==> flow/design.v <==
`timescale 1ns / 1ns
module mux2_1(in_0,in_1,switch,out);
	input[14:0] in_0,in_1;					
	input 					switch;
	output[14:0] out;					
 	reg [14:0] out;					
	always@(in_0 or in_1 or switch) 
		begin
			case(switch)
				1'b0: out = in_1;
				1'b1: out = in_0;
				default: out= 0;
			endcase
		end
endmodule
`timescale 1ns / 1ns
module mux4_1(in_0,in_1,in_2,in_3,mux_sel,out);
 	input[14:0]		in_0, in_1, in_2, in_3;	
	input[1:0]			mux_sel;
	output[14:0] out;			
	reg[14:0] out;			
	always@(in_0 or in_1 or in_2 or in_3 or mux_sel)
		begin
			case(mux_sel)
			 2'b00 : out = in_0;
			 2'b01 : out = in_1;
			 2'b10 : out = in_2;
			 2'b11 : out = in_3;
			 default: out = 0;
			endcase
		end
endmodule 
`timescale 1ns / 1ns
module f_mux8_4(in0_0, in1_0, in2_0, in3_0, in0_1, in1_1, in2_1, in3_1, switch, out_0, out_1, out_2, out_3);
	input[14:0]		in0_0, in1_0, in2_0, in3_0, in0_1, in1_1, in2_1, in3_1;
	input      		switch;
	output[14:0] out_0, out_1, out_2, out_3;		
	mux2_1 M0(.in_0(in0_0), .in_1(in0_1), .switch(switch), .out(out_0));
	mux2_1 M1(.in_0(in1_0), .in_1(in1_1), .switch(switch), .out(out_1));
	mux2_1 M2(.in_0(in2_0), .in_1(in2_1), .switch(switch), .out(out_2));
	mux2_1 M3(.in_0(in3_0), .in_1(in3_1), .switch(switch), .out(out_3));
endmodule
`timescale 1ns / 1ns
module top_mux(in0_0_0, in0_1_0, in0_2_0, in0_3_0, 					
					  in0_0_1, in0_1_1, in0_2_1, in0_3_1,
 					 in1_0_0, in1_1_0, in1_2_0, in1_3_0, 
					 in1_0_1, in1_1_1, in1_2_1, in1_3_1,
 					 in2_0_0, in2_1_0, in2_2_0, in2_3_0, 
					 in2_0_1, in2_1_1, in2_2_1, in2_3_1,
 					 in3_0_0, in3_1_0, in3_2_0, in3_3_0, 
					 in3_0_1, in3_1_1, in3_2_1, in3_3_1,
					 switch,mux_sel,
					 out0_0, out0_1, out0_2, out0_3,
					 out1_0, out1_1, out1_2, out1_3,
					 out2_0, out2_1, out2_2, out2_3,
					 out3_0, out3_1, out3_2, out3_3);
	input[1:0] mux_sel;
	input switch;
	input[14:0] in0_0_0, in0_1_0, in0_2_0, in0_3_0, 						
					  in0_0_1, in0_1_1, in0_2_1, in0_3_1,		
 					 in1_0_0, in1_1_0, in1_2_0, in1_3_0, 		
					 in1_0_1, in1_1_1, in1_2_1, in1_3_1,		
 					 in2_0_0, in2_1_0, in2_2_0, in2_3_0, 		
					 in2_0_1, in2_1_1, in2_2_1, in2_3_1,		
 					 in3_0_0, in3_1_0, in3_2_0, in3_3_0, 		
					 in3_0_1, in3_1_1, in3_2_1, in3_3_1;		
	output[14:0] 	out0_0, out0_1, out0_2, out0_3,					
					 		out1_0, out1_1, out1_2, out1_3,
					 		out2_0, out2_1, out2_2, out2_3,
							out3_0, out3_1, out3_2, out3_3;
	  wire[14:0] m0_0, m0_1, m0_2, m0_3, 						
 						 m1_0, m1_1, m1_2, m1_3, 	
 						 m2_0, m2_1, m2_2, m2_3,	
 						 m3_0, m3_1, m3_2, m3_3; 	
	f_mux8_4 F0(.in0_0(in0_0_0), .in1_0(in0_1_0), .in2_0(in0_2_0), .in3_0(in0_3_0), .in0_1(in0_0_1), .in1_1(in0_1_1), .in2_1(in0_2_1), .in3_1(in0_3_1), .switch(switch), .out_0(m0_0), .out_1(m0_1), .out_2(m0_2), .out_3(m0_3));
	f_mux8_4 F1(.in0_0(in1_0_0), .in1_0(in1_1_0), .in2_0(in1_2_0), .in3_0(in1_3_0), .in0_1(in1_0_1), .in1_1(in1_1_1), .in2_1(in1_2_1), .in3_1(in1_3_1), .switch(switch), .out_0(m1_0), .out_1(m1_1), .out_2(m1_2), .out_3(m1_3));
	f_mux8_4 F2(.in0_0(in2_0_0), .in1_0(in2_1_0), .in2_0(in2_2_0), .in3_0(in2_3_0), .in0_1(in2_0_1), .in1_1(in2_1_1), .in2_1(in2_2_1), .in3_1(in2_3_1), .switch(switch), .out_0(m2_0), .out_1(m2_1), .out_2(m2_2), .out_3(m2_3));
	f_mux8_4 F3(.in0_0(in3_0_0), .in1_0(in3_1_0), .in2_0(in3_2_0), .in3_0(in3_3_0), .in0_1(in3_0_1), .in1_1(in3_1_1), .in2_1(in3_2_1), .in3_1(in3_3_1), .switch(switch), .out_0(m3_0), .out_1(m3_1), .out_2(m3_2), .out_3(m3_3));
	mux4_1 M0_0(.in_0(m0_0), .in_1(m1_0), .in_2(m2_0), .in_3(m3_0), .mux_sel(mux_sel), .out(out0_0));
	mux4_1 M0_1(.in_0(m0_1), .in_1(m1_1), .in_2(m2_1), .in_3(m3_1), .mux_sel(mux_sel), .out(out0_1));
	mux4_1 M0_2(.in_0(m0_2), .in_1(m1_2), .in_2(m2_2), .in_3(m3_2), .mux_sel(mux_sel), .out(out0_2));
	mux4_1 M0_3(.in_0(m0_3), .in_1(m1_3), .in_2(m2_3), .in_3(m3_3), .mux_sel(mux_sel), .out(out0_3));
	mux4_1 M1_0(.in_0(m1_0), .in_1(m2_0), .in_2(m3_0), .in_3(m0_0), .mux_sel(mux_sel), .out(out1_0));
	mux4_1 M1_1(.in_0(m1_1), .in_1(m2_1), .in_2(m3_1), .in_3(m0_1), .mux_sel(mux_sel), .out(out1_1));
	mux4_1 M1_2(.in_0(m1_2), .in_1(m2_2), .in_2(m3_2), .in_3(m0_2), .mux_sel(mux_sel), .out(out1_2));
	mux4_1 M1_3(.in_0(m1_3), .in_1(m2_3), .in_2(m3_3), .in_3(m0_3), .mux_sel(mux_sel), .out(out1_3));
	mux4_1 M2_0(.in_0(m2_0), .in_1(m3_0), .in_2(m0_0), .in_3(m1_0), .mux_sel(mux_sel), .out(out2_0));
	mux4_1 M2_1(.in_0(m2_1), .in_1(m3_1), .in_2(m0_1), .in_3(m1_1), .mux_sel(mux_sel), .out(out2_1));
	mux4_1 M2_2(.in_0(m2_2), .in_1(m3_2), .in_2(m0_2), .in_3(m1_2), .mux_sel(mux_sel), .out(out2_2));
	mux4_1 M2_3(.in_0(m2_3), .in_1(m3_3), .in_2(m0_3), .in_3(m1_3), .mux_sel(mux_sel), .out(out2_3));
	mux4_1 M3_0(.in_0(m3_0), .in_1(m0_0), .in_2(m1_0), .in_3(m2_0), .mux_sel(mux_sel), .out(out3_0));
	mux4_1 M3_1(.in_0(m3_1), .in_1(m0_1), .in_2(m1_1), .in_3(m2_1), .mux_sel(mux_sel), .out(out3_1));
	mux4_1 M3_2(.in_0(m3_2), .in_1(m0_2), .in_2(m1_2), .in_3(m2_2), .mux_sel(mux_sel), .out(out3_2));
	mux4_1 M3_3(.in_0(m3_3), .in_1(m0_3), .in_2(m1_3), .in_3(m2_3), .mux_sel(mux_sel), .out(out3_3));
endmodule
`timescale 1ns / 1ns
module demux1_4( in, mux_sel, out_0, out_1, out_2, out_3);
	input[14:0] in;
	input [1:0] mux_sel;
	output[14:0]  out_0, out_1, out_2, out_3;
	assign out_0 = in;
	assign out_1 = in;
	assign out_2 = in;
	assign out_3 = in;
endmodule
`timescale 1ns / 1ns
module demux1_8( in, switch , mux_sel, out0_0 , out0_1, out1_0 , out1_1, out2_0 , out2_1, out3_0, out3_1);
	input[14:0] in;
	input switch;
	input [1:0] mux_sel;
	output[14:0] out0_0 , out0_1, out1_0 , out1_1, out2_0 , out2_1, out3_0, out3_1;
	wire [14:0] wire_0, wire_1;
	demux1_4 d0( .in(wire_0), .mux_sel(mux_sel), .out_0(out0_0), .out_1(out1_0), .out_2(out2_0), .out_3(out3_0));
	demux1_4 d1( .in(wire_1), .mux_sel(mux_sel), .out_0(out0_1), .out_1(out1_1), .out_2(out2_1), .out_3(out3_1));
	assign wire_0 = in;
	assign wire_1 = in;
endmodule
`timescale 1ns / 1ns
module weight_table0(clk, rst, in_0, in_1 , in_2, in_3, weight_sum);
	input clk,rst;
	input [7:0] in_0,in_1,in_2,in_3;   
	output [14:0] weight_sum;
	reg[14:0] mult_0,mult_1,mult_2,mult_3;
	reg[14:0] temp_0,temp_1,temp_2,temp_3;
	reg[14:0] weight_sum;
	always@(in_1 or in_2 or in_3 or in_0) 
   begin
	  mult_0 = 15'b0;
	  mult_1 = {in_1,7'b0};
	  mult_2 = 15'b0;
	  mult_3 = 15'b0;
   end
	always@(posedge clk) 
	 begin
	  temp_0 <= mult_0;
	  temp_1 <= mult_1;
	  temp_2 <= mult_2;
	  temp_3 <= mult_3;
	 end
  always@(temp_0 or temp_1	or temp_2	or temp_3	)
	 begin
		weight_sum = temp_0 + temp_1	+ temp_2	+temp_3;
	 end	
endmodule
`timescale 1ns / 1ns
module weight_table1(clk, rst, in_0, in_1 , in_2, in_3, weight_sum);
	input clk,rst;
	input [7:0] in_0,in_1,in_2,in_3;   
	output [14:0] weight_sum;
	reg[14:0] mult_0,mult_1,mult_2,mult_3;
	reg[14:0] temp_0,temp_1,temp_2,temp_3;
	reg[14:0] weight_sum;
	always@(in_1 or in_2 or in_3 or in_0) 
   begin
	  mult_0 = {4'b0,in_0,3'b0} + {7'b0,in_0};
	  mult_1 = {1'b0,in_1,6'b0} + {2'b0,in_1,5'b0} + {4'b0,in_1,3'b0} + {5'b0,in_1,2'b0} + {6'b0,in_1,1'b0} + {7'b0,in_1};
	  mult_2 = {3'b0,in_2,4'b0} + {4'b0,in_2,3'b0} + {5'b0,in_2,2'b0} + {7'b0,in_2};
	  mult_3 = {6'b0,in_3,1'b0} + {7'b0,in_3};
   end
	always@(posedge clk) 
	 begin
	  temp_0 <= mult_0;
	  temp_1 <= mult_1;
	  temp_2 <= mult_2;
	  temp_3 <= mult_3;
	 end
  always@(temp_0 or temp_1	or temp_2	or temp_3	)
	 begin
		weight_sum =  temp_1 - temp_0	+ temp_2	- temp_3;
	 end	
endmodule
`timescale 1ns / 1ns
module weight_table2(clk, rst, in_0, in_1 , in_2, in_3, weight_sum);
	input clk,rst;
	input [7:0] in_0,in_1,in_2,in_3;   
	output [14:0] weight_sum;
	reg[14:0] mult_0,mult_1,mult_2,mult_3;
	reg[14:0] temp_0,temp_1,temp_2,temp_3;
	reg[14:0] weight_sum;
	always@(in_1 or in_2 or in_3 or in_0) 
   begin
	  mult_0 = {4'b0,in_0,3'b0};
	  mult_1 = {1'b0,in_1,6'b0} + {4'b0,in_1,3'b0};
	  mult_2 = {1'b0,in_2,6'b0} + {4'b0,in_2,3'b0};
	  mult_3 = {4'b0,in_3,3'b0};
   end
	always@(posedge clk) 
	 begin
	  temp_0 <= mult_0;
	  temp_1 <= mult_1;
	  temp_2 <= mult_2;
	  temp_3 <= mult_3;
	 end
  always@(temp_0 or temp_1	or temp_2	or temp_3	)
	 begin
		weight_sum = temp_1 - temp_0	+ temp_2	- temp_3;
	 end	
endmodule
`timescale 1ns / 1ns
module weight_table3(clk, rst, in_0, in_1 , in_2, in_3, weight_sum);
	input clk,rst;
	input [7:0] in_0,in_1,in_2,in_3;   
	output [14:0] weight_sum;
	reg[14:0] mult_0,mult_1,mult_2,mult_3;
	reg[14:0] temp_0,temp_1,temp_2,temp_3;
	reg[14:0] weight_sum;
	always@(in_1 or in_2 or in_3 or in_0) 
   begin
	  mult_0 = {6'b0,in_0,1'b0} + {7'b0,in_0};
	  mult_1 = {3'b0,in_1,4'b0} + {4'b0,in_1,3'b0} + {5'b0,in_1,2'b0} + {7'b0,in_1};
	  mult_2 = {1'b0,in_2,6'b0} + {2'b0,in_2,5'b0} + {4'b0,in_2,3'b0} + {5'b0,in_2,2'b0} + {6'b0,in_2,1'b0} + {7'b0,in_2};
	  mult_3 = {4'b0,in_3,3'b0} + {7'b0,in_3};
   end
	always@(posedge clk) 
	 begin
	  temp_0 <= mult_0;
	  temp_1 <= mult_1;
	  temp_2 <= mult_2;
	  temp_3 <= mult_3;
	 end
  always@(temp_0 or temp_1	or temp_2	or temp_3	)
	 begin
		weight_sum = temp_1 - temp_0	+ temp_2	- temp_3;
	 end	
endmodule
`timescale 1ns / 1ns
module y_weight_table0(clk, rst, in_0, in_1 , in_2, in_3, weight_sum);
	input clk,rst;
	input [14:0] in_0,in_1,in_2,in_3;   
	output [7:0] weight_sum;
   reg[14:0] weight_sum_temp;
	reg[21:0] mult_0,mult_1,mult_2,mult_3;
	reg[21:0] temp_0,temp_1,temp_2,temp_3;
	always@(in_1 or in_2 or in_3 or in_0) 
   begin
	  mult_0 = 22'b0;
	  mult_1 = {in_1,7'b0};
	  mult_2 = 22'b0;
	  mult_3 = 22'b0;
   end
	always@(posedge clk) 
	 begin
	  temp_0 <= mult_0;
	  temp_1 <= mult_1;
	  temp_2 <= mult_2;
	  temp_3 <= mult_3;
	 end
  always@(temp_0 or temp_1	or temp_2	or temp_3	)
	 begin
		weight_sum_temp = temp_0[21:7] + temp_1[21:7]	+ temp_2[21:7]	+temp_3[21:7];
	 end	
	assign weight_sum = weight_sum_temp[14:7];
endmodule
`timescale 1ns / 1ns
module y_weight_table1(clk, rst, in_0, in_1 , in_2, in_3, weight_sum);
	input clk,rst;
	input [14:0] in_0,in_1,in_2,in_3;   
	output [7:0] weight_sum;
	reg[21:0] mult_0,mult_1,mult_2,mult_3;
	reg[21:0] temp_0,temp_1,temp_2,temp_3;
	reg[14:0] weight_sum_temp;
	always@(in_1 or in_2 or in_3 or in_0) 
   begin
	  mult_0 = {4'b0,in_0,3'b0} + {7'b0,in_0};
	  mult_1 = {1'b0,in_1,6'b0} + {2'b0,in_1,5'b0} + {4'b0,in_1,3'b0} + {5'b0,in_1,2'b0} + {6'b0,in_1,1'b0} + {7'b0,in_1};
	  mult_2 = {3'b0,in_2,4'b0} + {4'b0,in_2,3'b0} + {5'b0,in_2,2'b0} + {7'b0,in_2};
	  mult_3 = {6'b0,in_3,1'b0} + {7'b0,in_3};
   end
	always@(posedge clk) 
	 begin
	  temp_0 <= mult_0;
	  temp_1 <= mult_1;
	  temp_2 <= mult_2;
	  temp_3 <= mult_3;
	 end
  always@(temp_0 or temp_1	or temp_2	or temp_3	)
	 begin
		weight_sum_temp = temp_1[21:7] - temp_0[21:7]	+ temp_2[21:7]	- temp_3[21:7];
	 end	
  assign weight_sum = weight_sum_temp[14:7];
endmodule
`timescale 1ns / 1ns
module y_weight_table2(clk, rst, in_0, in_1 , in_2, in_3, weight_sum);
	input clk,rst;
	input [14:0] in_0,in_1,in_2,in_3;   
	output [7:0] weight_sum;
	reg[21:0] mult_0,mult_1,mult_2,mult_3;
	reg[21:0] temp_0,temp_1,temp_2,temp_3;
	reg[14:0] weight_sum_temp;
	always@(in_1 or in_2 or in_3 or in_0) 
   begin
	  mult_0 = {4'b0,in_0,3'b0};
	  mult_1 = {1'b0,in_1,6'b0} + {4'b0,in_1,3'b0};
	  mult_2 = {1'b0,in_2,6'b0} + {4'b0,in_2,3'b0};
	  mult_3 = {4'b0,in_3,3'b0};
   end
	always@(posedge clk) 
	 begin
	  temp_0 <= mult_0;
	  temp_1 <= mult_1;
	  temp_2 <= mult_2;
	  temp_3 <= mult_3;
	 end
  always@(temp_0 or temp_1	or temp_2	or temp_3	)
	 begin
		weight_sum_temp = temp_1[21:7] - temp_0[21:7]	+ temp_2[21:7]	- temp_3[21:7];
	 end	
  assign weight_sum = weight_sum_temp[14:7];
endmodule
`timescale 1ns / 1ns
module y_weight_table3(clk, rst, in_0, in_1 , in_2, in_3, weight_sum);
	input clk,rst;
	input [14:0] in_0,in_1,in_2,in_3;   
	output [7:0] weight_sum;
	reg[21:0] mult_0,mult_1,mult_2,mult_3;
	reg[21:0] temp_0,temp_1,temp_2,temp_3;
	reg[14:0] weight_sum_temp;
	always@(in_1 or in_2 or in_3 or in_0) 
   begin
	  mult_0 = {6'b0,in_0,1'b0} + {7'b0,in_0};
	  mult_1 = {3'b0,in_1,4'b0} + {5'b0,in_1,2'b0} + {4'b0,in_1,3'b0} + {7'b0,in_1};
	  mult_2 = {1'b0,in_2,6'b0} + {2'b0,in_2,5'b0} + {4'b0,in_2,3'b0} + {5'b0,in_2,2'b0} + {6'b0,in_2,1'b0} + {7'b0,in_2};
	  mult_3 = {4'b0,in_3,3'b0} + {7'b0,in_3};
   end
	always@(posedge clk) 
	 begin
	  temp_0 <= mult_0;
	  temp_1 <= mult_1;
	  temp_2 <= mult_2;
	  temp_3 <= mult_3;
	 end
  always@(temp_0 or temp_1	or temp_2	or temp_3	)
	 begin
		weight_sum_temp = temp_1[21:7] - temp_0[21:7]	+ temp_2[21:7]	- temp_3[21:7];
	 end	
  assign weight_sum = weight_sum_temp[14:7];
endmodule
`timescale 1ns / 1ns
module input_array(clk, rst, act, in, out_0, out_1, out_2, out_3);
 input clk,rst,act;
 input[7:0] in;
 output [7:0] out_0, out_1, out_2, out_3;
 reg [7:0]input_array_0 [0:3];
 reg [7:0]input_array_1 [0:3];
 reg [7:0]input_array_2 [0:3];
 reg [7:0]input_array_3 [0:3];
 reg [1:0] count;
 reg [7:0] out_0, out_1, out_2, out_3;
 reg enable;
 always@(posedge clk or negedge rst) 
 begin
  if(!rst)
   count <= 2'b00;
 else
   begin
    case(act)
     1'b0:
 			count <= count;
     1'b1: begin
   				  if(count==2'b11)
     					 count<= 2'b00;
    				  else
             count <= count+1; 
          end 
	  endcase
   end
 end
 always@(posedge clk)
  begin
   if(act==0) begin
  					 input_array_3[0] <= input_array_3[0];
 					 input_array_3[3] <= input_array_3[3];
  					 input_array_3[2] <= input_array_3[2];
 					 input_array_3[1] <= input_array_3[1];
  					 input_array_2[0] <= input_array_2[0];
 					 input_array_2[3] <= input_array_2[3];
  					 input_array_2[2] <= input_array_2[2];
 					 input_array_2[1] <= input_array_2[1];
  					 input_array_1[0] <= input_array_1[0];
 					 input_array_1[3] <= input_array_1[3];
  					 input_array_1[2] <= input_array_1[2];
 					 input_array_1[1] <= input_array_1[1];
  					 input_array_0[0] <= input_array_0[0];
 					 input_array_0[3] <= input_array_0[3];
  					 input_array_0[2] <= input_array_0[2];
 					 input_array_0[1] <= input_array_0[1];
          end
  else begin
     case(count)		 
  		  3'b00 : begin 
  					 input_array_0[0] <= in;
 					 input_array_3[3] <= input_array_3[2];
  					 input_array_3[2] <= input_array_3[1];
 					 input_array_3[1] <= input_array_3[0];
           end
   		  3'b01 : begin
	           input_array_1[0] <= in;
 					 input_array_0[3] <= input_array_0[2];
  					 input_array_0[2] <= input_array_0[1];
 					 input_array_0[1] <= input_array_0[0];
           end
    		 3'b10 : begin
             input_array_2[0] <= in;
 					 input_array_1[3] <= input_array_1[2];
  					 input_array_1[2] <= input_array_1[1];
 					 input_array_1[1] <= input_array_1[0];
           end
    	  3'b11 : begin
             input_array_3[0] <= in;
 					 input_array_2[3] <= input_array_2[2];
  					 input_array_2[2] <= input_array_2[1];
 					 input_array_2[1] <= input_array_2[0];
           end
     endcase
    end
   end 
 always @ (count or input_array_0[0] or input_array_0[1] or input_array_0[2] or input_array_0[3]or input_array_1[0] or input_array_1[1] or input_array_1[2] or input_array_1[3]or input_array_2[0] or input_array_2[1] or input_array_2[2] or input_array_2[3]or input_array_3[0] or input_array_3[1] or input_array_3[2] or input_array_3[3])
  begin
   case(count)
    2'b01 : begin
					  out_0 = input_array_0[0];
					  out_1 = input_array_0[1];
					  out_2 = input_array_0[2];
					  out_3 = input_array_0[3];
           end
    2'b10 : begin
					  out_0 = input_array_1[0];
					  out_1 = input_array_1[1];
					  out_2 = input_array_1[2];
					  out_3 = input_array_1[3];
           end
    2'b11 : begin
					  out_0 = input_array_2[0];
					  out_1 = input_array_2[1];
					  out_2 = input_array_2[2];
					  out_3 = input_array_2[3];
           end
    2'b00 : begin
					  out_0 = input_array_3[0];
					  out_1 = input_array_3[1];
					  out_2 = input_array_3[2];
					  out_3 = input_array_3[3];
           end
   endcase
end 
endmodule
`timescale 1ns / 1ns
module bicubic(clk, rst, act, in, out_0, out_1, out_2, out_3);
	input clk,rst,act;
	input [7:0] in;
  wire oooooooooooooooo;
	wire [7:0] in_0,in_1,in_2,in_3;   
	output [7:0] out_0, out_1, out_2, out_3;
	wire [1:0] ooooooooooo;
	wire[14:0] x_weight_sum_0;
	wire[14:0] x_weight_sum_1;
	wire[14:0] x_weight_sum_2;
	wire[14:0] x_weight_sum_3;
	wire[7:0] y_weight_sum_0;	
	wire[7:0] y_weight_sum_1;
	wire[7:0] y_weight_sum_2;
	wire[7:0] y_weight_sum_3;
	 input_array A(.clk(clk), .rst(rst), .act(act), .in(in),
					.out_0(in_3), .out_1(in_2), .out_2(in_1), .out_3(in_0));
	reg[14:0] array0_0 [3:0];
	reg[14:0] array0_1 [3:0];
	reg[14:0] array1_0 [3:0];
	reg[14:0] array1_1 [3:0];
	reg[14:0] array2_0 [3:0];
	reg[14:0] array2_1 [3:0];
	reg[14:0] array3_0 [3:0];
	reg[14:0] array3_1 [3:0];
	reg[1:0] mux_sel;
	reg switch;
	wire[14:0] dm0_0_0, dm0_1_0, dm0_2_0, dm0_3_0, 				
					  dm0_0_1, dm0_1_1, dm0_2_1, dm0_3_1,
 					 dm1_0_0, dm1_1_0, dm1_2_0, dm1_3_0, 
					 dm1_0_1, dm1_1_1, dm1_2_1, dm1_3_1,
 					 dm2_0_0, dm2_1_0, dm2_2_0, dm2_3_0, 
					 dm2_0_1, dm2_1_1, dm2_2_1, dm2_3_1,
 					 dm3_0_0, dm3_1_0, dm3_2_0, dm3_3_0, 
					 dm3_0_1, dm3_1_1, dm3_2_1, dm3_3_1;
  wire[14:0]  array0_0_0, array0_1_0, array0_2_0, array0_3_0, 					
					  array0_0_1, array0_1_1, array0_2_1, array0_3_1,
 					 array1_0_0, array1_1_0, array1_2_0, array1_3_0, 
					 array1_0_1, array1_1_1, array1_2_1, array1_3_1,
 					 array2_0_0, array2_1_0, array2_2_0, array2_3_0, 
					 array2_0_1, array2_1_1, array2_2_1, array2_3_1,
 					 array3_0_0, array3_1_0, array3_2_0, array3_3_0, 
					 array3_0_1, array3_1_1, array3_2_1, array3_3_1;
	wire[14:0]  y_in0_0,y_in0_1,y_in0_2,y_in0_3,				
					  y_in1_0,y_in1_1,y_in1_2,y_in1_3,
					  y_in2_0,y_in2_1,y_in2_2,y_in2_3,
					  y_in3_0,y_in3_1,y_in3_2,y_in3_3;
	assign array0_0_0= array0_0[0];		
	assign array0_1_0= array0_0[1];		
	assign array0_2_0= array0_0[2];		
	assign array0_3_0= array0_0[3];		
	assign array1_0_0= array1_0[0];		
	assign array1_1_0= array1_0[1];		
	assign array1_2_0= array1_0[2];		
	assign array1_3_0= array1_0[3];		
	assign array2_0_0= array2_0[0];		
	assign array2_1_0= array2_0[1];		
	assign array2_2_0= array2_0[2];		
	assign array2_3_0= array2_0[3];		
	assign array3_0_0= array3_0[0];		
	assign array3_1_0= array3_0[1];		
	assign array3_2_0= array3_0[2];		
	assign array3_3_0= array3_0[3];		
	assign array0_0_1= array0_1[0];		
	assign array0_1_1= array0_1[1];		
	assign array0_2_1= array0_1[2];		
	assign array0_3_1= array0_1[3];		
	assign array1_0_1= array1_1[0];		
	assign array1_1_1= array1_1[1];		
	assign array1_2_1= array1_1[2];		
	assign array1_3_1= array1_1[3];		
	assign array2_0_1= array2_1[0];		
	assign array2_1_1= array2_1[1];		
	assign array2_2_1= array2_1[2];		
	assign array2_3_1= array2_1[3];		
	assign array3_0_1= array3_1[0];		
	assign array3_1_1= array3_1[1];		
	assign array3_2_1= array3_1[2];		
	assign array3_3_1= array3_1[3];		
	assign out_0 = y_weight_sum_0;
	assign out_1 = y_weight_sum_1;
	assign out_2 = y_weight_sum_2;
	assign out_3 = y_weight_sum_3;
	weight_table0 x0(.clk(clk), .rst(rst), .in_0(in_0), .in_1(in_1), .in_2(in_2), .in_3(in_3), .weight_sum(x_weight_sum_0));
	weight_table1 x1(.clk(clk), .rst(rst), .in_0(in_0), .in_1(in_1), .in_2(in_2), .in_3(in_3), .weight_sum(x_weight_sum_1));
	weight_table2 x2(.clk(clk), .rst(rst), .in_0(in_0), .in_1(in_1), .in_2(in_2), .in_3(in_3), .weight_sum(x_weight_sum_2));
	weight_table3 x3(.clk(clk), .rst(rst), .in_0(in_0), .in_1(in_1), .in_2(in_2), .in_3(in_3), .weight_sum(x_weight_sum_3));
	demux1_8 dm0( .in(x_weight_sum_0), .switch(switch) , .mux_sel(mux_sel), .out0_0(dm0_0_0) , .out0_1(dm0_0_1), .out1_0(dm0_1_0) , .out1_1(dm0_1_1), .out2_0(dm0_2_0) , .out2_1(dm0_2_1), .out3_0(dm0_3_0), .out3_1(dm0_3_1));
	demux1_8 dm1( .in(x_weight_sum_1), .switch(switch) , .mux_sel(mux_sel), .out0_0(dm1_0_0) , .out0_1(dm1_0_1), .out1_0(dm1_1_0) , .out1_1(dm1_1_1), .out2_0(dm1_2_0) , .out2_1(dm1_2_1), .out3_0(dm1_3_0), .out3_1(dm1_3_1));
	demux1_8 dm2( .in(x_weight_sum_2), .switch(switch) , .mux_sel(mux_sel), .out0_0(dm2_0_0) , .out0_1(dm2_0_1), .out1_0(dm2_1_0) , .out1_1(dm2_1_1), .out2_0(dm2_2_0) , .out2_1(dm2_2_1), .out3_0(dm2_3_0), .out3_1(dm2_3_1));
	demux1_8 dm3( .in(x_weight_sum_3), .switch(switch) , .mux_sel(mux_sel), .out0_0(dm3_0_0) , .out0_1(dm3_0_1), .out1_0(dm3_1_0) , .out1_1(dm3_1_1), .out2_0(dm3_2_0) , .out2_1(dm3_2_1), .out3_0(dm3_3_0), .out3_1(dm3_3_1));
	top_mux top(.in0_0_0(array0_0_0), .in0_1_0(array0_1_0), .in0_2_0(array0_2_0), .in0_3_0(array0_3_0), 					
					  .in0_0_1(array0_0_1), .in0_1_1(array0_1_1), .in0_2_1(array0_2_1), .in0_3_1(array0_3_1),
						.in1_0_0(array1_0_0), .in1_1_0(array1_1_0), .in1_2_0(array1_2_0), .in1_3_0(array1_3_0), 							
						.in1_0_1(array1_0_1), .in1_1_1(array1_1_1), .in1_2_1(array1_2_1), .in1_3_1(array1_3_1),							
						.in2_0_0(array2_0_0), .in2_1_0(array2_1_0), .in2_2_0(array2_2_0), .in2_3_0(array2_3_0), 							
						.in2_0_1(array2_0_1), .in2_1_1(array2_1_1), .in2_2_1(array2_2_1), .in2_3_1(array2_3_1),									
 						.in3_0_0(array3_0_0), .in3_1_0(array3_1_0), .in3_2_0(array3_2_0), .in3_3_0(array3_3_0), 							
						.in3_0_1(array3_0_1), .in3_1_1(array3_1_1), .in3_2_1(array3_2_1), .in3_3_1(array3_3_1),	
						.switch(switch), .mux_sel(mux_sel),					
					 .out0_0(y_in0_0), .out0_1(y_in0_1), .out0_2(y_in0_2), .out0_3(y_in0_3),
					 .out1_0(y_in1_0), .out1_1(y_in1_1), .out1_2(y_in1_2), .out1_3(y_in1_3),
					 .out2_0(y_in2_0), .out2_1(y_in2_1), .out2_2(y_in2_2), .out2_3(y_in2_3),
					 .out3_0(y_in3_0), .out3_1(y_in3_1), .out3_2(y_in3_2), .out3_3(y_in3_3));
	y_weight_table0 y0(.clk(clk), .rst(rst), .in_0(y_in0_0), .in_1(y_in0_1), .in_2(y_in0_2), .in_3(y_in0_3), .weight_sum(y_weight_sum_0));
	y_weight_table1 y1(.clk(clk), .rst(rst), .in_0(y_in1_0), .in_1(y_in1_1), .in_2(y_in1_2), .in_3(y_in1_3), .weight_sum(y_weight_sum_1));
	y_weight_table2 y2(.clk(clk), .rst(rst), .in_0(y_in2_0), .in_1(y_in2_1), .in_2(y_in2_2), .in_3(y_in2_3), .weight_sum(y_weight_sum_2));
	y_weight_table3 y3(.clk(clk), .rst(rst), .in_0(y_in3_0), .in_1(y_in3_1), .in_2(y_in3_2), .in_3(y_in3_3), .weight_sum(y_weight_sum_3));
	always@(posedge clk or negedge rst)
	 begin
		if(!rst)
			mux_sel <=2'b10;
		else begin
		 case(act)
       1'b0: mux_sel <= mux_sel;
       1'b1: begin 
		 				if(mux_sel == 2'b11)
				 			mux_sel <= 2'b00;
						else
				 			mux_sel <= mux_sel +1;
					  end
 		  endcase
      end
	  end
	always@(posedge clk or negedge rst) 
	 begin
		if(!rst)
			switch <= 1;
		else
		 if(mux_sel == 2'b11)
			switch <= !switch;
		 else 
			switch <=switch;
	 end
	always@(posedge clk )
	  begin
			case({switch,mux_sel})
					3'b000: begin  
									array0_0[0] <= dm0_0_0;
									array1_0[0] <= dm1_0_0;
									array2_0[0] <= dm2_0_0;
									array3_0[0] <= dm3_0_0;
								 end
					3'b001: begin  
									array0_0[1] <= dm0_1_0;
									array1_0[1] <= dm1_1_0;
									array2_0[1] <= dm2_1_0;
									array3_0[1] <= dm3_1_0;
								 end
					3'b010: begin  
									array0_0[2] <= dm0_2_0;
									array1_0[2] <= dm1_2_0;
									array2_0[2] <= dm2_2_0;
									array3_0[2] <= dm3_2_0;
								 end
					3'b011: begin  
									array0_0[3] <= dm0_3_0;
									array1_0[3] <= dm1_3_0;
									array2_0[3] <= dm2_3_0;
									array3_0[3] <= dm3_3_0;
								 end
					3'b100: begin  
									array0_1[0] <= dm0_0_1;
									array1_1[0] <= dm1_0_1;
									array2_1[0] <= dm2_0_1;
									array3_1[0] <= dm3_0_1;
								 end
					3'b101: begin  
									array0_1[1] <= dm0_1_1;
									array1_1[1] <= dm1_1_1;
									array2_1[1] <= dm2_1_1;
									array3_1[1] <= dm3_1_1;
								 end
					3'b110: begin  
									array0_1[2] <= dm0_2_1;
									array1_1[2] <= dm1_2_1;
									array2_1[2] <= dm2_2_1;
									array3_1[2] <= dm3_2_1;
								 end
					3'b111: begin  
									array0_1[3] <= dm0_3_1;
									array1_1[3] <= dm1_3_1;
									array2_1[3] <= dm2_3_1;
									array3_1[3] <= dm3_3_1;
								 end
	 			endcase
	  end
endmodule
Appendix: tool output

Tool chain data of bicubic
Module bicubic before and after one edit of its RTL, step after step.
Lines under "before" count in the file above, lines under "after" in the edited file.
"change" is "after" less "before", of the values as shown; "rel. change" is that difference over "before", in percent.
Operators: Yosys type, input widths -> output width; for muxes data width and select width s.
A cell with -- has no value.
- top: bicubic
- clock input: clk
- cell library: sky130hd
- corner: tt_025C_1v80

The edit
The edit as a unified diff against the file above.
The edit is scripted: it alters the design's behaviour and was not made to optimise anything.
begin of diff
@@ -533,5 +533,13 @@
 	weight_table2 x2(.clk(clk), .rst(rst), .in_0(in_0), .in_1(in_1), .in_2(in_2), .in_3(in_3), .weight_sum(x_weight_sum_2));
 	weight_table3 x3(.clk(clk), .rst(rst), .in_0(in_0), .in_1(in_1), .in_2(in_2), .in_3(in_3), .weight_sum(x_weight_sum_3));
-	demux1_8 dm0( .in(x_weight_sum_0), .switch(switch) , .mux_sel(mux_sel), .out0_0(dm0_0_0) , .out0_1(dm0_0_1), .out1_0(dm0_1_0) , .out1_1(dm0_1_1), .out2_0(dm0_2_0) , .out2_1(dm0_2_1), .out3_0(dm0_3_0), .out3_1(dm0_3_1));
+	wire [14:0] dm0_0_1_p, dm0_0_1_n;
+	wire [14:0] dm0_2_1_p, dm0_2_1_n;
+	wire [14:0] dm0_1_1_p, dm0_1_1_n;
+	demux1_8 dm0( .in(x_weight_sum_0), .switch(switch) , .mux_sel(mux_sel), .out0_0(dm0_0_0) , .out0_1(dm0_0_1_p), .out1_0(dm0_1_0) , .out1_1(dm0_1_1_p), .out2_0(dm0_2_0) , .out2_1(dm0_2_1_p), .out3_0(dm0_3_0), .out3_1(dm0_3_1));
+	demux1_8 dm0_alt (.in(x_weight_sum_0), .switch(~switch), .mux_sel(mux_sel), .out0_1(dm0_0_1_n),
+	    .out1_1(dm0_1_1_n), .out2_1(dm0_2_1_n));
+	assign dm0_0_1 = dm0_0_1_p ^ dm0_0_1_n;
+	assign dm0_2_1 = dm0_2_1_p ^ dm0_2_1_n;
+	assign dm0_1_1 = dm0_1_1_p ^ dm0_1_1_n;
 	demux1_8 dm1( .in(x_weight_sum_1), .switch(switch) , .mux_sel(mux_sel), .out0_0(dm1_0_0) , .out0_1(dm1_0_1), .out1_0(dm1_1_0) , .out1_1(dm1_1_1), .out2_0(dm1_2_0) , .out2_1(dm1_2_1), .out3_0(dm1_3_0), .out3_1(dm1_3_1));
 	demux1_8 dm2( .in(x_weight_sum_2), .switch(switch) , .mux_sel(mux_sel), .out0_0(dm2_0_0) , .out0_1(dm2_0_1), .out1_0(dm2_1_0) , .out1_1(dm2_1_1), .out2_0(dm2_2_0) , .out2_1(dm2_2_1), .out3_0(dm2_3_0), .out3_1(dm2_3_1));
end of diff

Word-level counts
Source: Yosys, flattened and elaborated. Widths are those after wreduce. Registers that Yosys merges into a memory's read port (data or address) are not register bits. Print and check cells do not count. Equal cells are merged and count once.
- bit counts (what ; before ; after ; change ; rel. change (%)):
    latch bits ; 0 ; 0 ; 0 ; --
    input port bits ; 11 ; 11 ; 0 ; 0.00
    output and inout port bits ; 32 ; 32 ; 0 ; 0.00
    bits in writable memories ; 0 ; 0 ; 0 ; --
    memories ; 0 ; 0 ; 0 ; --
    word width x clocked read ports ; 0 ; 0 ; 0 ; --
    memory bits (read-only) ; 0 ; 0 ; 0 ; --
    register bits ; 996 ; 1017 ; +21 ; +2.11
- cells by class (what ; before ; after ; change ; rel. change (%)):
    shifts and indexed selects ; 0 ; 0 ; 0 ; --
    multipliers ; 0 ; 0 ; 0 ; --
    equal/unequal tests ; 13 ; 13 ; 0 ; 0.00
    $add $sub $neg ; 64 ; 64 ; 0 ; 0.00
    divide/modulo/power cells ; 0 ; 0 ; 0 ; --
    $lt $le $gt $ge ; 0 ; 0 ; 0 ; --
    reduce/logical cells ; 8 ; 8 ; 0 ; 0.00
    bitwise logic cells ; 1 ; 2 ; +1 ; +100.00
    mux-type cells ; 37 ; 37 ; 0 ; 0.00
- operator list (kind ; before ; after ; change):
    $xor 15x15->15 ; 0 ; 1 ; +1
Operator kinds equal on both sides are left out: 37.

Longest topological paths
Yosys ltp: most cells in a row. Word level: on the elaborated netlist, between registers, memories and ports. Mapped: between sequential cells and ports; inverters and the memories' decode and read muxes count.
- logic depth (what ; before ; after ; change ; rel. change (%)):
    depth after elaboration ; 8 ; 8 ; 0 ; 0.00
    ABC_AREA ; 0 ; 0 ; -- ; --
    mapped depth ; 30 ; 33 ; +3 ; +10.00
    gate-level depth less buffers ; 24 ; 26 ; +2 ; +8.33

Synthesis result
The flow's flattened synthesis, as Yosys stat reports it; memories are mapped. The netlist is that of the ABC_AREA named above (0 if unset); the other value can give another one.
- cell types (cell type ; before ; after ; change ; rel. change (%)):
    sky130_fd_sc_hd__nor2_1 ; 348 ; 260 ; -88 ; -25.29
    sky130_fd_sc_hd__a22oi_1 ; 38 ; 86 ; +48 ; +126.32
    sky130_fd_sc_hd__mux2i_1 ; 140 ; 93 ; -47 ; -33.57
    sky130_fd_sc_hd__nor3_1 ; 96 ; 53 ; -43 ; -44.79
    sky130_fd_sc_hd__inv_1 ; 618 ; 660 ; +42 ; +6.80
    sky130_fd_sc_hd__o21ai_0 ; 112 ; 150 ; +38 ; +33.93
    sky130_fd_sc_hd__nand3_1 ; 21 ; 52 ; +31 ; +147.62
    sky130_fd_sc_hd__o22ai_1 ; 56 ; 28 ; -28 ; -50.00
    sky130_fd_sc_hd__edfxtp_1 ; 528 ; 504 ; -24 ; -4.55
    sky130_fd_sc_hd__nand2_1 ; 157 ; 180 ; +23 ; +14.65
    sky130_fd_sc_hd__clkbuf_1 ; 68 ; 87 ; +19 ; +27.94
    sky130_fd_sc_hd__a221o_1 ; 7 ; 25 ; +18 ; +257.14
    sky130_fd_sc_hd__o221ai_1 ; 12 ; 23 ; +11 ; +91.67
    sky130_fd_sc_hd__a31oi_1 ; 10 ; 21 ; +11 ; +110.00
    sky130_fd_sc_hd__o21bai_1 ; 35 ; 45 ; +10 ; +28.57
    sky130_fd_sc_hd__o41a_1 ; 16 ; 6 ; -10 ; -62.50
    sky130_fd_sc_hd__a221oi_1 ; 33 ; 42 ; +9 ; +27.27
    sky130_fd_sc_hd__and2_1 ; 29 ; 20 ; -9 ; -31.03
Cell types equal on both sides are left out: 9.
The list need not be complete.
- mapped netlist (what ; before ; after ; change ; rel. change (%)):
    flip-flop cells ; 828 ; 804 ; -24 ; -2.90
    cell area after synthesis (sq um) ; 50367.1 ; 49526.2 ; -840.9 ; -1.67
    buffer cells ; 124 ; 134 ; +10 ; +8.06
    cell count ; 4426 ; 4398 ; -28 ; -0.63
The figures by module come from a second, unflattened synthesis with its own total; it is not the netlist above.
- unflattened totals (what ; before ; after ; change ; rel. change (%)):
    cells (unflattened synthesis) ; 4710 ; 4883 ; +173 ; +3.67
    area (unflattened synthesis) (sq um) ; 61826.8 ; 63144.3 ; +1317.5 ; +2.13
Each row is one instance without its submodules.
- modules, before (module ; area (sq um) ; cells ; instances):
    bicubic ; 14630.3 ; 502 ; 1
    y_weight_table1 ; 6498.7 ; 664 ; 1
    mux4_1 ; 392.9 ; 18 ; 16
    y_weight_table3 ; 6231.0 ; 621 ; 1
    input_array ; 4902.2 ; 257 ; 1
    weight_table3 ; 4834.6 ; 498 ; 1
    weight_table1 ; 4814.6 ; 488 ; 1
    mux2_1 ; 237.7 ; 17 ; 16
    demux1_4 ; 450.4 ; 60 ; 8
    y_weight_table2 ; 3394.5 ; 360 ; 1
    weight_table2 ; 2451.1 ; 256 ; 1
    weight_table0 ; 216.5 ; 16 ; 1
    y_weight_table0 ; 160.2 ; 8 ; 1
    demux1_8 ; 0.0 ; 0 ; 4
before: Modules not listed: 2.
- modules, after (module ; area (sq um) ; cells ; instances):
    bicubic ; 15033.2 ; 549 ; 1
    y_weight_table1 ; 6498.7 ; 664 ; 1
    mux4_1 ; 392.9 ; 18 ; 16
    y_weight_table3 ; 6251.0 ; 628 ; 1
    input_array ; 4902.2 ; 257 ; 1
    weight_table3 ; 4828.4 ; 497 ; 1
    weight_table1 ; 4814.6 ; 488 ; 1
    demux1_4 ; 450.4 ; 60 ; 10
    mux2_1 ; 237.7 ; 17 ; 16
    y_weight_table2 ; 3394.5 ; 360 ; 1
    weight_table2 ; 2451.1 ; 256 ; 1
    weight_table0 ; 216.5 ; 16 ; 1
    y_weight_table0 ; 160.2 ; 8 ; 1
    demux1_8 ; 0.0 ; 0 ; 5
after: Modules not listed: 2.

Worst setup path after synthesis
Path of least setup slack by OpenSTA after synthesis, without wires, with an ideal clock, recovery checks aside; 20% of the period is set as input and as output delay. Where synthesis merged equal registers, the netlist keeps one of their names.
- timing after synthesis (what ; before ; after ; change ; rel. change (%)):
    path type ; flip-flop to flip-flop ; flip-flop to flip-flop ; -- ; --
    from ; register switch ; register switch ; -- ; --
    to ; register y3.temp_2[21] ; register y1.temp_1[21] ; -- ; --
    period (ns) ; 10.0 ; 10.0 ; 0.0 ; 0.00
    delay of the path (ns) ; 7.330 ; 8.176 ; +0.846 ; +11.54
    launch time at the first pin (ns) ; 0.000 ; 0.000 ; 0.000 ; --
    slack (ns) ; 2.669 ; 1.824 ; -0.845 ; --
    data required time (ns) ; 9.928 ; 9.928 ; 0.000 ; 0.00
    arrival (ns) ; 7.258 ; 8.104 ; +0.846 ; +11.66
    stages ; 29 ; 26 ; -3 ; -10.34
    synthesis period reached (ns) ; 7.331 ; 8.176 ; +0.845 ; +11.53
"delay of the path" is the arrival time less input delay plus setup time.
"stages" counts driving pins, that of a launching flip-flop among them; a cell with two outputs on the path counts twice.
"synthesis period reached" is the clock period less the worst setup slack; recovery checks do not enter. This is arithmetic on one report: input and output delays are still those of the set period (20% each).
Between the ends stands the longest chain of elaborated cells between them, by number of cells; it is not shown to be the way that was timed. Of several equally long chains one is given.
A line is the first line of the expression or statement that the cell stems from. Yosys adds cells for indexed reads and writes and turns some case tables into memories.
At most two assigning lines are given for a register; there are more.
Between the ends, after synthesis, before:
- path through: sky130_fd_sc_hd__dfstp_2 sky130_fd_sc_hd__buf_6 sky130_fd_sc_hd__buf_6 sky130_fd_sc_hd__buf_4 sky130_fd_sc_hd__buf_2 sky130_fd_sc_hd__buf_4 sky130_fd_sc_hd__buf_4 sky130_fd_sc_hd__buf_2 sky130_fd_sc_hd__buf_4 sky130_fd_sc_hd__buf_2 sky130_fd_sc_hd__buf_2 sky130_fd_sc_hd__mux2_2 sky130_fd_sc_hd__a22oi_1 sky130_fd_sc_hd__inv_1 sky130_fd_sc_hd__fa_1 sky130_fd_sc_hd__fa_1 sky130_fd_sc_hd__inv_1 sky130_fd_sc_hd__fa_1 sky130_fd_sc_hd__inv_1 sky130_fd_sc_hd__ha_1 sky130_fd_sc_hd__o21a_1 sky130_fd_sc_hd__a2111oi_0 sky130_fd_sc_hd__o311ai_0 sky130_fd_sc_hd__o21a_1 sky130_fd_sc_hd__o31a_1 sky130_fd_sc_hd__nor4_1 sky130_fd_sc_hd__a21oi_1 sky130_fd_sc_hd__a21oi_1 sky130_fd_sc_hd__xnor2_1
- noted cells in the longest elaborated chain: 8
- noted elaborated cells on any way between the ends: 11
- source lines of those cells at 3
- those cells by class: 5 x add/sub; 5 x mux; 1 x logic
- RTL lines, path after synthesis, before (what ; line ; text):
    start: declaration ; 474 ; reg switch;
    start: assignment ; 578 ; switch <= !switch;
    start: assignment ; 580 ; switch <=switch;
    $not 1->1 ; 9 ; case(switch)
    $pmux 15 s2 ; 9 ;
    $pmux 15 s4 ; 24 ; case(mux_sel)
    $add 21x20->22 ; 322 ; mult_2 = {1'b0,in_2,6'b0} + {2'b0,in_2,5'b0} + {4'b0,in_2,3'b0} + {5'b0,in_2,2'b0} + {6'b0,in_2,1'b0} + {7'b0, ...
    $add 22x18->22 ; 322 ;
    $add 22x17->22 ; 322 ;
    $add 22x16->22 ; 322 ;
    $add 22x15->22 ; 322 ;
    end: assignment ; 329 ; temp_2 <= mult_2;
    end: declaration ; 316 ; reg[21:0] temp_0,temp_1,temp_2,temp_3;
Between the ends, after synthesis, after:
- path through: sky130_fd_sc_hd__dfstp_2 sky130_fd_sc_hd__buf_6 sky130_fd_sc_hd__buf_4 sky130_fd_sc_hd__buf_2 sky130_fd_sc_hd__buf_2 sky130_fd_sc_hd__inv_1 sky130_fd_sc_hd__clkbuf_1 sky130_fd_sc_hd__clkbuf_1 sky130_fd_sc_hd__nor2_1 sky130_fd_sc_hd__a221oi_1 sky130_fd_sc_hd__a22o_1 sky130_fd_sc_hd__inv_1 sky130_fd_sc_hd__fa_1 sky130_fd_sc_hd__fa_1 sky130_fd_sc_hd__inv_1 sky130_fd_sc_hd__fa_1 sky130_fd_sc_hd__inv_1 sky130_fd_sc_hd__ha_1 sky130_fd_sc_hd__a21oi_1 sky130_fd_sc_hd__o21bai_1 sky130_fd_sc_hd__a21oi_1 sky130_fd_sc_hd__o21a_1 sky130_fd_sc_hd__o211ai_1 sky130_fd_sc_hd__a31o_2 sky130_fd_sc_hd__a21oi_1 sky130_fd_sc_hd__xnor2_1
- noted cells in the longest elaborated chain: 8
- noted elaborated cells on any way between the ends: 11
- those cells by class: 5 x add/sub; 5 x mux; 1 x logic
- RTL lines, path after synthesis, after (what ; line ; text):
    start: declaration ; 474 ; reg switch;
    start: assignment ; 586 ; switch <= !switch;
    start: assignment ; 588 ; switch <=switch;
    $not 1->1 ; 9 ; case(switch)
    $pmux 15 s2 ; 9 ;
    $pmux 15 s4 ; 24 ; case(mux_sel)
    $add 21x20->22 ; 265 ; mult_1 = {1'b0,in_1,6'b0} + {2'b0,in_1,5'b0} + {4'b0,in_1,3'b0} + {5'b0,in_1,2'b0} + {6'b0,in_1,1'b0} + {7'b0, ...
    $add 22x18->22 ; 265 ;
    $add 22x17->22 ; 265 ;
    $add 22x16->22 ; 265 ;
    $add 22x15->22 ; 265 ;
    end: assignment ; 272 ; temp_1 <= mult_1;
    end: declaration ; 260 ; reg[21:0] temp_0,temp_1,temp_2,temp_3;

Worst path after layout
Path of least setup slack in the final report of the runs of pair 1 (OpenROAD, finished layout, wires in). Where an end is a register, its clock arrival counts in the times.
- timing after layout (what ; before ; after ; change ; rel. change (%)):
    path type ; flip-flop to flip-flop ; flip-flop to output port ; -- ; --
    from ; register switch ; register y2.temp_3[7] ; -- ; --
    to ; register y3.temp_2[21] ; output port out_2[7] ; -- ; --
    stages ; 21 ; 17 ; -4 ; -19.05
    output delay (ns) ; -- ; 1.46 ; -- ; --
    arrival (ns) ; 7.29 ; 5.13 ; -2.16 ; -29.63
    data required time (ns) ; 7.89 ; 5.83 ; -2.06 ; -26.11
    period (ns) ; 7.29 ; 7.29 ; 0.00 ; 0.00
    slack (ns) ; 0.59 ; 0.70 ; +0.11 ; --
    launch time at the first pin (ns) ; 0.69 ; 0.68 ; -0.01 ; -1.45
Between the ends stands the longest chain of elaborated cells between them, by number of cells; it is not shown to be the way that was timed. Of several equally long chains one is given.
At most two assigning lines are given for a register; there are more.
Between the ends, after layout, before:
- path through: sky130_fd_sc_hd__dfstp_4 sky130_fd_sc_hd__buf_4 sky130_fd_sc_hd__mux2_4 sky130_fd_sc_hd__nand2_1 sky130_fd_sc_hd__o21a_1 sky130_fd_sc_hd__inv_1 sky130_fd_sc_hd__fa_1 sky130_fd_sc_hd__fa_1 sky130_fd_sc_hd__inv_1 sky130_fd_sc_hd__fa_1 sky130_fd_sc_hd__inv_1 sky130_fd_sc_hd__ha_1 sky130_fd_sc_hd__o21a_1 sky130_fd_sc_hd__a2111oi_0 sky130_fd_sc_hd__o311ai_1 sky130_fd_sc_hd__o21a_1 sky130_fd_sc_hd__o31a_1 sky130_fd_sc_hd__nor4_1 sky130_fd_sc_hd__a21oi_1 sky130_fd_sc_hd__a21oi_1 sky130_fd_sc_hd__xnor2_1
- noted cells in the longest elaborated chain: 8
- noted elaborated cells on any way between the ends: 11
- source lines of those cells at 3
- those cells by class: 5 x add/sub; 5 x mux; 1 x logic
- RTL lines, path after layout, before (what ; line ; text):
    start: declaration ; 474 ; reg switch;
    start: assignment ; 578 ; switch <= !switch;
    start: assignment ; 580 ; switch <=switch;
    $not 1->1 ; 9 ; case(switch)
    $pmux 15 s2 ; 9 ;
    $pmux 15 s4 ; 24 ; case(mux_sel)
    $add 21x20->22 ; 322 ; mult_2 = {1'b0,in_2,6'b0} + {2'b0,in_2,5'b0} + {4'b0,in_2,3'b0} + {5'b0,in_2,2'b0} + {6'b0,in_2,1'b0} + {7'b0, ...
    $add 22x18->22 ; 322 ;
    $add 22x17->22 ; 322 ;
    $add 22x16->22 ; 322 ;
    $add 22x15->22 ; 322 ;
    end: assignment ; 329 ; temp_2 <= mult_2;
    end: declaration ; 316 ; reg[21:0] temp_0,temp_1,temp_2,temp_3;
Between the ends, after layout, after:
- path through: sky130_fd_sc_hd__dfxtp_1 sky130_fd_sc_hd__inv_1 sky130_fd_sc_hd__fa_1 sky130_fd_sc_hd__fa_1 sky130_fd_sc_hd__ha_1 sky130_fd_sc_hd__and3b_1 sky130_fd_sc_hd__o21a_1 sky130_fd_sc_hd__o21a_1 sky130_fd_sc_hd__o21a_1 sky130_fd_sc_hd__o21a_1 sky130_fd_sc_hd__o21ai_0 sky130_fd_sc_hd__a21oi_1 sky130_fd_sc_hd__nor2_1 sky130_fd_sc_hd__o21ai_0 sky130_fd_sc_hd__o31ai_1 sky130_fd_sc_hd__xnor2_1 sky130_fd_sc_hd__clkdlybuf4s50_1
- noted cells in the longest elaborated chain: 1
- noted elaborated cells on any way between the ends: 1
- source lines of those cells at 1
- those cells by class: 1 x add/sub
- RTL lines, path after layout, after (what ; line ; text):
    start: declaration ; 288 ; reg[21:0] temp_0,temp_1,temp_2,temp_3;
    start: assignment ; 302 ; temp_3 <= mult_3;
    $sub 15x11->15 ; 306 ; weight_sum_temp = temp_1[21:7] - temp_0[21:7] + temp_2[21:7] - temp_3[21:7];
    end: declaration ; 453 ; output [7:0] out_0, out_1, out_2, out_3;

Measured runs
Both versions went through the flow (Yosys, OpenROAD) with the same settings in each pair. Constraints: input delay and output delay 20% of the set period each, output load 0.01 pF.
Flow settings, pair 1:
- noted CORE_UTILIZATION: 40
- period_ns at 7.29
- CAP_MARGIN: 20
- CORE_MARGIN at 2
- SLEW_MARGIN: 20
- final reports, pair 1 (what ; before ; after ; change ; rel. change (%)):
    post-route worst hold slack (ns) ; 0.445 ; 0.443 ; -0.002 ; --
    die area (sq um) ; 128773.0 ; 126647.0 ; -2126.0 ; -1.65
    chip area after synthesis (Yosys) (sq um) ; 50367.1 ; 49526.2 ; -840.9 ; -1.67
    setup slack of the worst path (ns) ; 0.594 ; 0.699 ; +0.105 ; --
    utilization after routing (%) ; 44.9 ; 44.9 ; 0.0 ; --
Flow settings, pair 2:
- noted ABC_AREA: 1
- CELL_PAD_IN_SITES_DETAIL_PLACEMENT at 2
- noted CORE_UTILIZATION: 49
- CTS_CLUSTER_DIAMETER at 193
- CTS_CLUSTER_SIZE: 48
- MAX_ROUTING_LAYER: met4
- MIN_ROUTING_LAYER: met1
- PLACE_DENSITY_LB_ADDON at 0.2
- period_ns at 12.6
- CAP_MARGIN: 20
- CORE_MARGIN at 2
- SLEW_MARGIN: 20
- final reports, pair 2 (what ; before ; after ; change ; rel. change (%)):
    post-route worst hold slack (ns) ; 0.460 ; 0.469 ; +0.009 ; --
    die area (sq um) ; 109773.0 ; 107807.0 ; -1966.0 ; -1.79
    chip area after synthesis (Yosys) (sq um) ; 52497.8 ; 51545.7 ; -952.1 ; -1.81
    setup slack of the worst path (ns) ; 4.574 ; 4.473 ; -0.101 ; --
    utilization after routing (%) ; 51.8 ; 52.3 ; +0.5 ; --
